==> flow/design.v <==
module cordic #(
    parameter data_width = 16,
    parameter iterations = 15
    )(
    input clk,
    input reset_n,
    input logic signed [data_width-1:0] angle,
    input logic signed [data_width-1:0] x_i,
    input logic signed [data_width-1:0] y_i,
    output logic signed [data_width-1:0] cos,
    output logic signed [data_width-1:0] sin,
    input valid_in,
    output logic valid_out
    );
    logic signed [data_width-1:0] atan_table [0:iterations-1];
    assign atan_table[0]  = 'd12867;   
    assign atan_table[1]  = 'd7596;    
    assign atan_table[2]  = 'd4013;    
    assign atan_table[3]  = 'd2037;    
    assign atan_table[4]  = 'd1021;    
    assign atan_table[5]  = 'd511;     
    assign atan_table[6]  = 'd256;     
    assign atan_table[7]  = 'd128;     
    assign atan_table[8]  = 'd64;      
    assign atan_table[9]  = 'd32;      
    assign atan_table[10] = 'd16;      
    assign atan_table[11] = 'd8;       
    assign atan_table[12] = 'd4;       
    assign atan_table[13] = 'd2;       
    assign atan_table[14] = 'd1;       
    logic signed [data_width-1:0] x [0:iterations], y [0:iterations], z [0:iterations];
    logic [$clog2(iterations)-1:0] iteration;
    logic valid_pipe [0:iterations];
    always_ff @(posedge clk or negedge reset_n) begin
        if (!reset_n) begin
            x[0] <= 0;
            y[0] <= 0;
            z[0] <= 0;
            valid_pipe[0] <= 0;
        end else if (valid_in) begin
            case (angle[15:14])
                2'b00: begin
                    x[0] <= x_i;
                    y[0] <= y_i;
                    z[0] <= angle;
                end
                2'b01: begin
                    x[0] <= -y_i;
                    y[0] <= x_i;
                    z[0] <= {2'b00, angle[13:0]};
                end
                2'b10: begin
                    x[0] <= -x_i;
                    y[0] <= -y_i;
                    z[0] <= {2'b11, angle[13:0]};
                end
                2'b11: begin
                    x[0] <= y_i;
                    y[0] <= -x_i;
                    z[0] <= -angle;
                end
            endcase
            valid_pipe[0] <= 1;
        end else begin
            valid_pipe[0] <= 0;
        end
    end
    genvar i;
    generate
        for (i = 0; i < iterations; i = i + 1) begin : cordic_pipeline
            always_ff @(posedge clk or negedge reset_n) begin
                if (!reset_n) begin
                    x[i+1] <= 0;
                    y[i+1] <= 0;
                    z[i+1] <= 0;
                    valid_pipe[i+1] <= 0;
                end else if (valid_pipe[i]) begin
                    if (z[i] < 0) begin
                        x[i+1] <= x[i] + (y[i] >>> i);
                        y[i+1] <= y[i] - (x[i] >>> i);
                        z[i+1] <= z[i] + atan_table[i];
                    end else begin
                        x[i+1] <= x[i] - (y[i] >>> i);
                        y[i+1] <= y[i] + (x[i] >>> i);
                        z[i+1] <= z[i] - atan_table[i];
                    end
                    valid_pipe[i+1] <= 1;
                end else begin
                    valid_pipe[i+1] <= 0;
                end
            end
        end
    endgenerate
    assign cos = x[iterations];
    assign sin = y[iterations];
    assign valid_out = valid_pipe[iterations];
endmodule
==> From RTL to reports: cordic <==
The steps from the RTL of cordic to its reports follow in flow order.
Lines are those of the file above, counted from 1.
Operators: Yosys type, input widths -> output width; for muxes data width and select width s.
Library cell names are shortened.
{ "design": {"top_module": "cordic", "clock_port": "clk", "library": "sky130hd", "pvt_corner": "tt_025C_1v80"} }

==> Elaborated design <==
Source: Yosys, flattened and elaborated. Widths are those after wreduce. Registers that Yosys merges into a memory's read port (data or address) are not register bits. Print and check cells do not count. Equal cells are merged and count once.
{ "word_totals": {"wordCells": 235, "register_bits": 768, "input_bits": 51} }
{ "classes": {"equal": 3, "n_addsub": 90, "n_cmp": 15, "reduce_and_logical": 1, "muxes": 63} }
{ "ops": {"columns": ["op", "n"], "rows": [
  ["$mux 16", 44],
  ["$lt 16x1->1 const B", 15],
  ["$pmux 16 s4", 3],
  ["$neg 16->16", 3],
  ["$add 16x10->16", 2],
  ["$sub 16x10->16", 2],
  ["$add 16x10->16 const B", 2],
  ["$sub 16x10->16 const B", 2],
  ["$add 16x11->16", 2],
  ["$sub 16x11->16", 2],
  ["$add 16x12->16", 2],
  ["$sub 16x12->16", 2],
  ["$add 16x13->16", 2],
  ["$sub 16x13->16", 2],
  ["$add 16x14->16", 2],
  ["$sub 16x14->16", 2],
  ["$add 16x15->16", 2],
  ["$sub 16x15->16", 2],
  ["$sub 16x16->16", 2],
  ["$add 16x2->16", 2],
  ["$sub 16x2->16", 2],
  ["$add 16x3->16", 2],
  ["$sub 16x3->16", 2],
  ["$add 16x4->16", 2],
  ["$sub 16x4->16", 2],
  ["$add 16x5->16", 2],
  ["$sub 16x5->16", 2],
  ["$add 16x6->16", 2]
]} }
Not listed: further kinds 36, cells in them 59.

==> Depth <==
Depth = most cells in a row (Yosys ltp): at word level without a register or memory, in the mapped netlist without a sequential cell, where the memories' decode and read muxes count.
{ "depth": {"depth_word": 2, "abc_area": 0, "ltp_mapped": 16, "ltp_nobuf": 16} }

==> Synthesis result <==
Yosys stat after the flow's synthesis: flattened, memories mapped to cells. It holds for the ABC_AREA given above (unset counts as 0); a run with the other value may have another netlist.
{ "by_type": {"columns": ["cell", "n", "type_area_um2"], "rows": [
  ["dfrtp_1", 744, 1.86E+04],
  ["ha_1", 711, 8.9E+03],
  ["mux2_2", 411, 4.63E+03],
  ["xnor2_1", 499, 4.37E+03],
  ["a21oi_1", 654, 3.27E+03],
  ["o21ai_0", 423, 2117.03],
  ["xor2_1", 230, 2.01E+03],
  ["nor2_1", 529, 1.99E+03],
  ["a21o_1", 208, 1.56E+03],
  ["nand2_1", 372, 1.4E+03],
  ["inv_1", 350, 1313.76],
  ["fa_1", 44, 880.845],
  ["mux2i_1", 86, 860.826],
  ["nor3_1", 129, 645.619],
  ["o21a_1", 77, 578.054],
  ["o21bai_1", 77, 578.054],
  ["clkbuf_1", 146, 548.026],
  ["nand2b_1", 84, 525.504]
]} }
Not listed: further types 69, cells in them 867.
{ "synth_totals": {"flip_flops": 744, "yosys_area_mm2": 0.0609197, "sequential_area_mm2": 0.0186179, "mapped_cells": 6641} }

==> Worst setup path after synthesis <==
Source: OpenSTA report_checks on the synthesized netlist (no wires, ideal clock, input and output delay 20% of the period each), path of least setup slack; recovery checks are left aside. Register names are those of the netlist, which keeps one name where synthesis merged equal registers.
{ "synth_timing": {"path_kind": "register -> register", "from": "reg z[2][15]", "to": "reg y[3][13]", "setup_time_ns": 0.125, "delay_ns": 3.373, "required_ns": 3.875, "driving_pins": 12, "clock_period_ns": 4.0, "arrival_time_ns": 3.248, "slack_ns": 0.627, "n_path_buf": 2, "period_less_setup_slack_ns": 3.373} }
"delay_ns" is the arrival time less input delay plus setup time.
"driving_pins": output pins that drive a net of the path, with the launching flip-flop's if there is one; two outputs of one cell count as two.
"period_less_setup_slack_ns" = period - worst setup slack (recovery checks aside). The figure is calculated, with input and output delays left at 20% of the set period.
The rows between start and end are the longest chain of elaborated cells between them; the timing report does not say that the signal goes this way. Where chains are equally long, one stands for them.
A line is the first line of the expression or statement that the cell stems from. Yosys adds cells for indexed reads and writes and turns some case tables into memories.
At most two assigning lines are given for a register; there are more.
{ "synth_via": {"cell_sequence": "dfrtp_1 clkbuf_1 clkbuf_1 mux2i_1 ha_1 nor2b_1 o31ai_1 a211oi_1 or3_1 a41oi_1 xnor2_1 mux2_2", "elab_chain_len": 2, "cone_cells": 2, "cone_lines": 1, "cone_classes": "compare: 1; mux: 1"} }
{ "synth_rtl": {"columns": ["item", "line_no", "source"], "rows": [
  ["from (decl)", 31, "logic signed [data_width-1:0] x [0:iterations], y [0:iterations], z [0:iterations];"],
  ["from (assign)", 81, "z[i+1] <= z[i] + atan_table[i];"],
  ["from (assign)", 85, "z[i+1] <= z[i] - atan_table[i];"],
  ["$lt 16x1->1", 78, "if (z[i] < 0) begin"],
  ["$mux 16", 78, null],
  ["to (assign)", 80, "y[i+1] <= y[i] - (x[i] >>> i);"],
  ["to (assign)", 84, "y[i+1] <= y[i] + (x[i] >>> i);"],
  ["to (decl)", 31, null]
]} }

==> Path in the finished layout <==
Path of least setup slack in the final report of entry A (OpenROAD, finished layout, wires in). Where an end is a register, its clock arrival counts in the times.
{ "layout_timing": {"path_kind": "register -> register", "from": "reg z[10][15]", "to": "reg x[11][14]", "driving_pins": 13, "clock_period_ns": 5.24, "arrival_time_ns": 4.58, "n_path_buf": 0, "slack_ns": 1.29, "setup_time_ns": 0.06, "required_ns": 5.88} }
The rows between start and end are the longest chain of elaborated cells between them; the timing report does not say that the signal goes this way. Where chains are equally long, one stands for them.
At most two assigning lines are given for a register; there are more.
{ "layout_via": {"cell_sequence": "dfrtp_1 inv_1 nor2_1 a21oi_1 ha_1 nand3_1 or3_1 a31oi_1 a21oi_1 o21bai_1 a21oi_1 nor4b_1 a211o_1", "elab_chain_len": 2, "cone_cells": 2, "cone_lines": 1, "cone_classes": "compare: 1; mux: 1"} }
{ "layout_rtl": {"columns": ["item", "line_no", "source"], "rows": [
  ["from (decl)", 31, "logic signed [data_width-1:0] x [0:iterations], y [0:iterations], z [0:iterations];"],
  ["from (assign)", 81, "z[i+1] <= z[i] + atan_table[i];"],
  ["from (assign)", 85, "z[i+1] <= z[i] - atan_table[i];"],
  ["$lt 16x1->1", 78, "if (z[i] < 0) begin"],
  ["$mux 16", 78, null],
  ["to (assign)", 79, "x[i+1] <= x[i] + (y[i] >>> i);"],
  ["to (assign)", 83, "x[i+1] <= x[i] - (y[i] >>> i);"],
  ["to (decl)", 31, null]
]} }

## Implementation results

cordic through Yosys and OpenROAD on sky130hd: 4 stored runs, unordered, with their settings and measured results. The constraints put input and output delay at 20% of the set period each and load the outputs with 0.01 pF.
"timing.worst_path_ns": the worst setup path's part of the clock period (all of it between registers, 20% less for each end at a port) less its slack. A launch clock that arrives late makes it longer, a capture clock that arrives late makes it shorter.
[
  {
    "run": "entry A",
    "settings": { "CORE_UTILIZATION": 40, "period_ns": 5.24, "CAP_MARGIN": 20, "CORE_MARGIN": 2, "SLEW_MARGIN": 20 },
    "results": { "dieArea_mm2": 0.155437, "stdcell_area_mm2": 0.0672645, "fin_ws_ns": 1.295, "timing.worst_path_ns": 3.95, "critical_path_kind": "register -> register", "yosys.chip_area_mm2": 0.0609197 }
  },
  {
    "run": "entry B",
    "settings": { "CELL_PAD_IN_SITES_GLOBAL_PLACEMENT": 1, "CORE_ASPECT_RATIO": 1.32, "CTS_CLUSTER_SIZE": 89, "GPL_ROUTABILITY_DRIVEN": 0, "MAX_ROUTING_LAYER": "met4", "MIN_ROUTING_LAYER": "met2", "PLACE_DENSITY": 0.45, "SETUP_SLACK_MARGIN": -0.12, "SLEW_MARGIN": 0, "TNS_END_PERCENT": 10, "period_ns": 4.0, "CAP_MARGIN": 20, "CORE_MARGIN": 2, "CORE_UTILIZATION": 40 },
    "results": { "dieArea_mm2": 0.155468, "stdcell_area_mm2": 0.0676737, "fin_ws_ns": 0.245, "timing.worst_path_ns": 3.75, "critical_path_kind": "register -> register", "yosys.chip_area_mm2": 0.0609197 }
  },
  {
    "run": "entry C",
    "settings": { "ABC_AREA": 0, "CAP_MARGIN": 5, "CELL_PAD_IN_SITES_GLOBAL_PLACEMENT": 2, "CORE_UTILIZATION": 18, "CTS_CLUSTER_DIAMETER": 146, "CTS_CLUSTER_SIZE": 31, "PLACE_DENSITY_LB_ADDON": 0.01, "SETUP_SLACK_MARGIN": -0.12, "period_ns": 3.35, "CORE_MARGIN": 2, "SLEW_MARGIN": 20 },
    "results": { "dieArea_mm2": 0.343115, "stdcell_area_mm2": 0.0778009, "fin_ws_ns": -0.003, "timing.worst_path_ns": 3.35, "critical_path_kind": "register -> register", "yosys.chip_area_mm2": 0.0609197 }
  },
  {
    "run": "entry D",
    "settings": { "CELL_PAD_IN_SITES_GLOBAL_PLACEMENT": 3, "CORE_ASPECT_RATIO": 0.85, "CORE_UTILIZATION": 54, "CTS_CLUSTER_DIAMETER": 198, "GPL_TIMING_DRIVEN": 1, "HOLD_SLACK_MARGIN": 0.06, "MAX_ROUTING_LAYER": "met5", "MIN_ROUTING_LAYER": "met2", "PLACE_DENSITY": 0.78, "SETUP_SLACK_MARGIN": 0.59, "SLEW_MARGIN": 15, "TNS_END_PERCENT": 85, "period_ns": 2.45, "CAP_MARGIN": 20, "CORE_MARGIN": 2 },
    "outcome": "not finished: placement ended with error GPL-0301"
  }
]
